==> flow/design.v <==
`timescale 1ns/10ps
module ELA(clk, rst, ready, in_data, data_rd, req, wen, addr, data_wr, done);
	input				clk;
	input				rst;
	input				ready;
	input		[7:0]	in_data;
	input		[7:0]	data_rd;
	output reg			req;
	output reg			wen;
	output reg	[12:0]	addr;
	output reg	[7:0]	data_wr;
	output reg			done;
localparam IDLE = 3'd0, LOAD = 3'd1, OUT_PINK = 3'd2, OUT_BLUE = 3'd3, FINISH = 3'd4;
reg [2:0] state, next_state;
reg [5:0] count_row;
reg [6:0] count_column;
reg [7:0] U [0:127];	 
reg [7:0] L [0:127];	 
reg [7:0] D1, D2, D3;
integer i;
wire last_col = (count_column == 7'd127);
wire shift_in = (state == LOAD) || (state == OUT_PINK && !last_col);
wire rotate   = (state == OUT_BLUE);
function [7:0] avg;
	input [7:0] a, b;
	reg [8:0] s;
	begin
		s = {1'b0, a} + {1'b0, b};
		avg = s[8:1];
	end
endfunction
function [7:0] absd;
	input [7:0] a, b;
	begin
		absd = (a >= b) ? a - b : b - a;
	end
endfunction
always @(*) begin
	next_state = state;
	case(state)
		IDLE:     if(ready) next_state = LOAD;
		LOAD:     next_state = OUT_PINK;
		OUT_PINK: if(last_col) next_state = (count_row < 6'd2) ? LOAD : OUT_BLUE;
		OUT_BLUE: if(last_col) next_state = (count_row == 6'd32) ? FINISH : LOAD;
		default:  next_state = state;
	endcase
end
always @(posedge clk or posedge rst) begin
	if(rst) begin
		state <= IDLE;
		count_row <= 6'd0;
		count_column <= 7'd0;
	end
	else begin
		state <= next_state;
		if(state == LOAD)
			count_row <= count_row + 6'd1;
		if(state == OUT_PINK || state == OUT_BLUE)
			count_column <= count_column + 7'd1;
		else
			count_column <= 7'd0;
	end
end
always @(posedge clk) begin
	if(shift_in || rotate) begin
		for(i = 0; i < 127; i = i + 1) begin
			U[i] <= U[i + 1];
			L[i] <= L[i + 1];
		end
		U[127] <= rotate ? U[0] : L[0];
		L[127] <= rotate ? L[0] : in_data;
	end
	if(rotate) begin
		D1 <= absd(U[0], L[2]);
		D2 <= absd(U[1], L[1]);
		D3 <= absd(U[2], L[0]);
	end
end
reg [7:0] x, y, a, b, m, blue;
always @(*) begin
	x = U[0];
	y = L[0];
	if((D2 <= D1) && (D2 <= D3)) begin
		a = U[0]; b = L[0];
	end
	else if((D1 <= D2) && (D1 <= D3)) begin
		a = U[127]; b = L[1];
	end
	else begin
		a = U[1]; b = L[127];
	end
	if(count_column == 7'd0 || last_col) begin
		a = U[0]; b = L[0];
	end
	m = avg(a, b);
	if(((x >= m) && (x < y)) || ((x < m) && (x >= y)))
		blue = x;
	else if(((y >= m) && (y < x)) || ((y < m) && (y >= x)))
		blue = y;
	else
		blue = m;
end
always @(*) begin
	req = (state == LOAD);
	wen = (state == OUT_PINK) || (state == OUT_BLUE);
	done = (state == FINISH);
	addr = 13'd0;
	data_wr = 8'd0;
	if(state == OUT_PINK) begin
		addr = {count_row[4:0] - 5'd1, 1'b0, count_column};
		data_wr = L[127];
	end
	else if(state == OUT_BLUE) begin
		addr = {count_row[4:0] - 5'd2, 1'b1, count_column};
		data_wr = blue;
	end
end
endmodule
# From RTL to reports: ELA
# What the tools print for ELA, step after step.
# Lines are those of the file above, counted from 1.
# Cell names lack the library's common part.
# A cell with - has no value.
# setup
top	ELA
clk_port	clk
cell_library	sky130hd
corner	tt_025C_1v80

# Elaborated design
# Source: Yosys, flattened and elaborated. Widths are those after wreduce. Registers that Yosys merges into a memory's read port (data or address) are not register bits. Print and check cells do not count. Equal cells are merged and count once.
# word_totals
regBits	2088
latchBits	0
ramBits	0
romBits	0
clocked_rd_ports_x_width	0
memories	0
input_bits	19
output_inout_bits	24
word_cells	340
# op_classes
add_sub_neg	11
multipliers	0
n_div	0
cmp	16
equal	9
shift	0
muxes	24
bitwise	0
reduce_and_logical	18
# ops
cell	n
two-way mux 8 bit	15
>= comparator 8 bit	7
subtractor 8 bit	6
<= comparator 8 bit	4
< comparator 8 bit	4
two-way mux 13 bit	2
case mux 3 bit (select 4 bit)	1
two-way mux 3 bit	4
adder 8 x 8 -> 9 bit	1
logical AND 1 bit	7
adder 7 x 1 -> 7 bit (second input constant)	1
equality test 7 bit (second input constant)	1
zero test 7 bit	1
two-way mux 7 bit	1
logical OR 1 bit	6
inequality test 2 bit (second input constant)	3
equality test 3 x 2 -> 1 bit (second input constant)	2
adder 6 x 1 -> 6 bit (second input constant)	1
< comparator 6 x 2 -> 1 bit (second input constant)	1
equality test 6 bit (second input constant)	1
subtractor 5 x 1 -> 5 bit (second input constant)	1
subtractor 5 x 2 -> 5 bit (second input constant)	1
AND reduction 4 bit	1
nonzero test 4 bit	1
equality test 3 x 1 -> 1 bit (second input constant)	1
equality test 3 bit (second input constant)	1
zero test 3 bit	1
two-way mux 2 bit	1
zero test 1 bit	1

# Logic depth
# Longest topological path by Yosys (ltp), each cell counted once; first at word level (registers and memories cut), then after technology mapping (sequential cells cut; the memories' decode and read muxes count).
# depth
word_depth	13
ABC_AREA	1
depth_mapped	40
depth_no_buf	39

# Synthesis result
# The flow's flattened synthesis, as Yosys stat reports it; memories are mapped. The netlist is that of the ABC_AREA named above (0 if unset); the other value can give another one.
# synth_totals
cell_count	2908
mapped_area_um2	67442.2
seq_area_um2	62671.4
flip_flops	2090
buf_cells	12
# by_type
cell_type	n	type_area_um2
edfxtp_1	2072	6.22E+04
ha_1	101	1.26E+03
nand2_1	176	660.634
inv_1	152	570.547
dfrtp_1	17	425.408
a21oi_1	68	340.326
nor2_1	76	285.274
nand3_1	54	270.259
o21ai_0	45	225.216
xor2_1	22	192.685
fa_1	7	140.134
nand2_4	6	67.565
xnor2_1	7	61.309
mux2i_1	6	60.058
nand2_2	9	56.304
nor3_1	11	55.053
a211oi_1	7	52.55
a21o_1	7	52.55
# Not listed: further types 24, cells in them 65.

# Timing after synthesis
# Path of least setup slack by OpenSTA after synthesis, without wires, with an ideal clock, recovery checks aside; 20% of the period is set as input and as output delay. Where synthesis merged equal registers, the netlist keeps one of their names.
# synth_timing
path_type	register to register
startpoint	register count_column[0]
endpoint	register L[0][0]
tclk_ps	8500
setup_time_ps	1605
launch_ps	0
arrival_ps	25409
required_time_ps	6895
path_slack_ps	-18515
delay_ps	27014
driving_pins	10
n_path_buf	0
period_less_setup_slack_ps	27015
# "delay_ps" = arrival - input delay + setup time.
# "driving_pins" counts driving pins, that of a launching flip-flop among them; a cell with two outputs on the path counts twice.
# "period_less_setup_slack_ps" is the clock period less the worst setup slack; recovery checks do not enter. This is arithmetic on one report: input and output delays are still those of the set period (20% each).
# The rows between start and end are the longest chain of elaborated cells between them; the timing report does not say that the signal goes this way. Where chains are equally long, one stands for them.
# A line is the first line of the expression or statement that the cell stems from. Yosys adds cells for indexed reads and writes and turns some case tables into memories.
# At most two assigning lines are given for a register; there are more.
# synth_between
cell_sequence	dfrtp_1 ha_1 nand2_1 inv_2 nand2_2 nor2_2 nand3_2 inv_1 o21bai_1 or2_2
elab_chain_len	5
cells_between	5
cone_lines	3
classes_between	eq/ne (1); reduce/logical (4)
# synth_rtl
item	line_no	rtl
from (decl)	16	reg [6:0] count_column;
from (assign)	52	count_column <= 7'd0;
from (assign)	59	count_column <= count_column + 7'd1;
equality test 7 bit	21	wire last_col = (count_column == 7'd127);
zero test 1 bit	22	wire shift_in = (state == LOAD) || (state == OUT_PINK && !last_col);
logical AND 1 bit	22
logical OR 1 bit	22
logical OR 1 bit	65	if(shift_in || rotate) begin
to (assign)	68	L[i] <= L[i + 1];
to (decl)	18	reg [7:0] L [0:127];
# Some nets on the timed path still bear RTL names; the line given drives or declares the net.
# synth_named_nets
net	line_no
shift_in	22

# Path in the finished layout
# From the final timing report of run A: the path of least setup slack in the routed layout; clock arrival at registers is part of the times.
# The report prints the path's times to 10 ps; the period is as set.
# layout_timing
path_type	register to output
startpoint	register D1[6]
endpoint	output data_wr[0]
tclk_ps	4680
output_delay_ps	940
launch_ps	760
arrival_ps	5680
required_time_ps	3740
path_slack_ps	-1940
driving_pins	31
n_path_buf	3
# The rows between start and end are the longest chain of elaborated cells between them; the timing report does not say that the signal goes this way. Where chains are equally long, one stands for them.
# layout_between
cell_sequence	edfxtp_1 buf_4 ha_1 nand2_1 nor2_1 nand4_1 nand2_2 nand2_4 buf_8 a21oi_1 a21oi_2 ha_4 nand2_1 inv_1 nand2_1 nand2_2 xor2_2 inv_1 ha_1 nand2_2 inv_2 a221oi_4 nand3b_1 nand2_2 nand2_4 nand2_8 nand2_1 nand3_2 nand2_2 nand2_2 buf_6
elab_chain_len	13
cells_between	26
cone_lines	8
classes_between	add/sub (1); compare (7); mux (10); reduce/logical (8)
# layout_rtl
item	line_no	rtl
from (decl)	19	reg [7:0] D1, D2, D3;
from (assign)	74	D1 <= absd(U[0], L[2]);
<= comparator 8 bit	86	else if((D1 <= D2) && (D1 <= D3)) begin
logical AND 1 bit	86
two-way mux 8 bit	86
two-way mux 8 bit	83	if((D2 <= D1) && (D2 <= D3)) begin
two-way mux 8 bit	92	if(count_column == 7'd0 || last_col) begin
adder 8 x 8 -> 9 bit	28	s = {1'b0, a} + {1'b0, b};
>= comparator 8 bit	98	else if(((y >= m) && (y < x)) || ((y < m) && (y >= x)))
logical AND 1 bit	98
logical OR 1 bit	98
two-way mux 8 bit	98
two-way mux 8 bit	96	if(((x >= m) && (x < y)) || ((x < m) && (x >= y)))
two-way mux 8 bit	113	else if(state == OUT_BLUE) begin
two-way mux 8 bit	109	if(state == OUT_PINK) begin
to (decl)	11	output reg [7:0] data_wr;

Subject: flow runs of ELA

Hi,

Record of 4 stored runs of the RTL-to-layout flow on ELA, platform sky130hd. The runs are unordered. Constraints: input delay and output delay 20% of the set period each, output load 0.01 pF.
"timing.achieved_period_ps" is the run's clock period less its worst setup slack. It is reckoned from that one timing run; input and output delays stay at 20% of the period that was set.
"worstPathTime_ps" means the part of the period allowed to the worst setup path (the constraints hold back 20% at inputs and 20% at outputs) less its slack; where the path has registers, the arrival times of their clocks count too.
By "final_power_uw" is meant OpenSTA's value without simulated activity: inputs other than the clock are taken to toggle once in ten clock periods, and the tool carries that through the logic.
"worstPathTime_ps" is given in steps of 10 ps.

Run A, flow files:
==> flow/run.sh <==
#!/bin/bash
# the make line also repeats the synthesis and layout settings of config.mk as NAME=value (left out here)
make -C /OpenROAD-flow-scripts/flow DESIGN_CONFIG=/design/flow/config.mk WORK_HOME=/design/flow/orfs CLKGATE_MAP_FILE= finish
==> flow/config.mk <==
export PLATFORM = sky130hd
export DESIGN_NAME = ELA
export DESIGN_NICKNAME = ELA
export VERILOG_FILES = /design/flow/design.v
export SDC_FILE = /design/flow/constraint.sdc
export NUM_CORES = 4
export LEC_CHECK = 0
export ABC_AREA = 1
export CAP_MARGIN = 20
export CORE_ASPECT_RATIO = 1.78
export CORE_MARGIN = 2
export CORE_UTILIZATION = 56
export GPL_ROUTABILITY_DRIVEN = 0
export GPL_TIMING_DRIVEN = 0
export PLACE_DENSITY = 0.71
export SETUP_SLACK_MARGIN = 0.36
export SLEW_MARGIN = 20
==> flow/constraint.sdc <==
create_clock -name core_clock -period 4.68 [get_ports {clk}]
set_input_delay 0.9360 -clock core_clock [delete_from_list [all_inputs] [get_ports {clk}]]
set_output_delay 0.9360 -clock core_clock [all_outputs]
set_load 0.01 [all_outputs]

==> results of run A, as CSV <==
result,value
timing.achieved_period_ps,6619
post_route_util_frac,0.65
design_die_area_um2,123339.0
setupTns_ps,-15113
worstPathTime_ps,5680
critical_path_type,"register to output"
stdcell_area_um2,77526.9
worst_hold_slack_ps,402
worstSetupSlack_ps,-1939
yosys_chip_area_um2,67442.2
final_power_uw,34785

Run B, flow files:
==> flow/run.sh <==
#!/bin/bash
# the make line also repeats the synthesis and layout settings of config.mk as NAME=value (left out here)
make -C /OpenROAD-flow-scripts/flow DESIGN_CONFIG=/design/flow/config.mk WORK_HOME=/design/flow/orfs CLKGATE_MAP_FILE= finish
==> flow/config.mk <==
export PLATFORM = sky130hd
export DESIGN_NAME = ELA
export DESIGN_NICKNAME = ELA
export VERILOG_FILES = /design/flow/design.v
export SDC_FILE = /design/flow/constraint.sdc
export NUM_CORES = 4
export LEC_CHECK = 0
export CAP_MARGIN = 20
export CORE_MARGIN = 2
export CORE_UTILIZATION = 40
export SETUP_SLACK_MARGIN = 2.24
export SLEW_MARGIN = 20
==> flow/constraint.sdc <==
create_clock -name core_clock -period 8.28 [get_ports {clk}]
set_input_delay 1.6560 -clock core_clock [delete_from_list [all_inputs] [get_ports {clk}]]
set_output_delay 1.6560 -clock core_clock [all_outputs]
set_load 0.01 [all_outputs]

==> results of run B, as CSV <==
result,value
stdcell_area_um2,77777.1
worstSetupSlack_ps,526
post_route_util_frac,0.465
timing.achieved_period_ps,7754
yosys_chip_area_um2,67522.3
worst_hold_slack_ps,399
setupTns_ps,0
final_power_uw,19811
design_die_area_um2,172109.0
worstPathTime_ps,6100
critical_path_type,"register to output"

Run C, flow files:
==> flow/run.sh <==
#!/bin/bash
# the make line also repeats the synthesis and layout settings of config.mk as NAME=value (left out here)
make -C /OpenROAD-flow-scripts/flow DESIGN_CONFIG=/design/flow/config.mk WORK_HOME=/design/flow/orfs CLKGATE_MAP_FILE= finish
==> flow/config.mk <==
export PLATFORM = sky130hd
export DESIGN_NAME = ELA
export DESIGN_NICKNAME = ELA
export VERILOG_FILES = /design/flow/design.v
export SDC_FILE = /design/flow/constraint.sdc
export NUM_CORES = 4
export LEC_CHECK = 0
export CAP_MARGIN = 35
export CORE_MARGIN = 2
export CORE_UTILIZATION = 40
export GPL_TIMING_DRIVEN = 0
export HOLD_SLACK_MARGIN = 0.28
export MIN_ROUTING_LAYER = met2
export SLEW_MARGIN = 20
export TNS_END_PERCENT = 40
==> flow/constraint.sdc <==
create_clock -name core_clock -period 8.5 [get_ports {clk}]
set_input_delay 1.7000 -clock core_clock [delete_from_list [all_inputs] [get_ports {clk}]]
set_output_delay 1.7000 -clock core_clock [all_outputs]
set_load 0.01 [all_outputs]

==> results of run C, as CSV <==
result,value
worst_hold_slack_ps,362
post_route_util_frac,0.469
design_die_area_um2,172109.0
setupTns_ps,0
final_power_uw,19820
yosys_chip_area_um2,67522.3
stdcell_area_um2,78481.5
worstSetupSlack_ps,345
timing.achieved_period_ps,8155
worstPathTime_ps,6460
critical_path_type,"register to output"

Run D, flow files:
==> flow/run.sh <==
#!/bin/bash
# the make line also repeats the synthesis and layout settings of config.mk as NAME=value (left out here)
make -C /OpenROAD-flow-scripts/flow DESIGN_CONFIG=/design/flow/config.mk WORK_HOME=/design/flow/orfs CLKGATE_MAP_FILE= finish
==> flow/config.mk <==
export PLATFORM = sky130hd
export DESIGN_NAME = ELA
export DESIGN_NICKNAME = ELA
export VERILOG_FILES = /design/flow/design.v
export SDC_FILE = /design/flow/constraint.sdc
export NUM_CORES = 4
export LEC_CHECK = 0
export CAP_MARGIN = 40
export CELL_PAD_IN_SITES_DETAIL_PLACEMENT = 2
export CELL_PAD_IN_SITES_GLOBAL_PLACEMENT = 0
export CORE_MARGIN = 3
export CORE_UTILIZATION = 40
export CTS_CLUSTER_DIAMETER = 145
export GPL_ROUTABILITY_DRIVEN = 0
export GPL_TIMING_DRIVEN = 0
export HOLD_SLACK_MARGIN = 0.28
export MAX_ROUTING_LAYER = met4
export MIN_ROUTING_LAYER = met2
export SLEW_MARGIN = 20
export TNS_END_PERCENT = 40
==> flow/constraint.sdc <==
create_clock -name core_clock -period 8.5 [get_ports {clk}]
set_input_delay 1.7000 -clock core_clock [delete_from_list [all_inputs] [get_ports {clk}]]
set_output_delay 1.7000 -clock core_clock [all_outputs]
set_load 0.01 [all_outputs]

Run D: not finished: clock tree synthesis ended with error DPL-0033

Regards
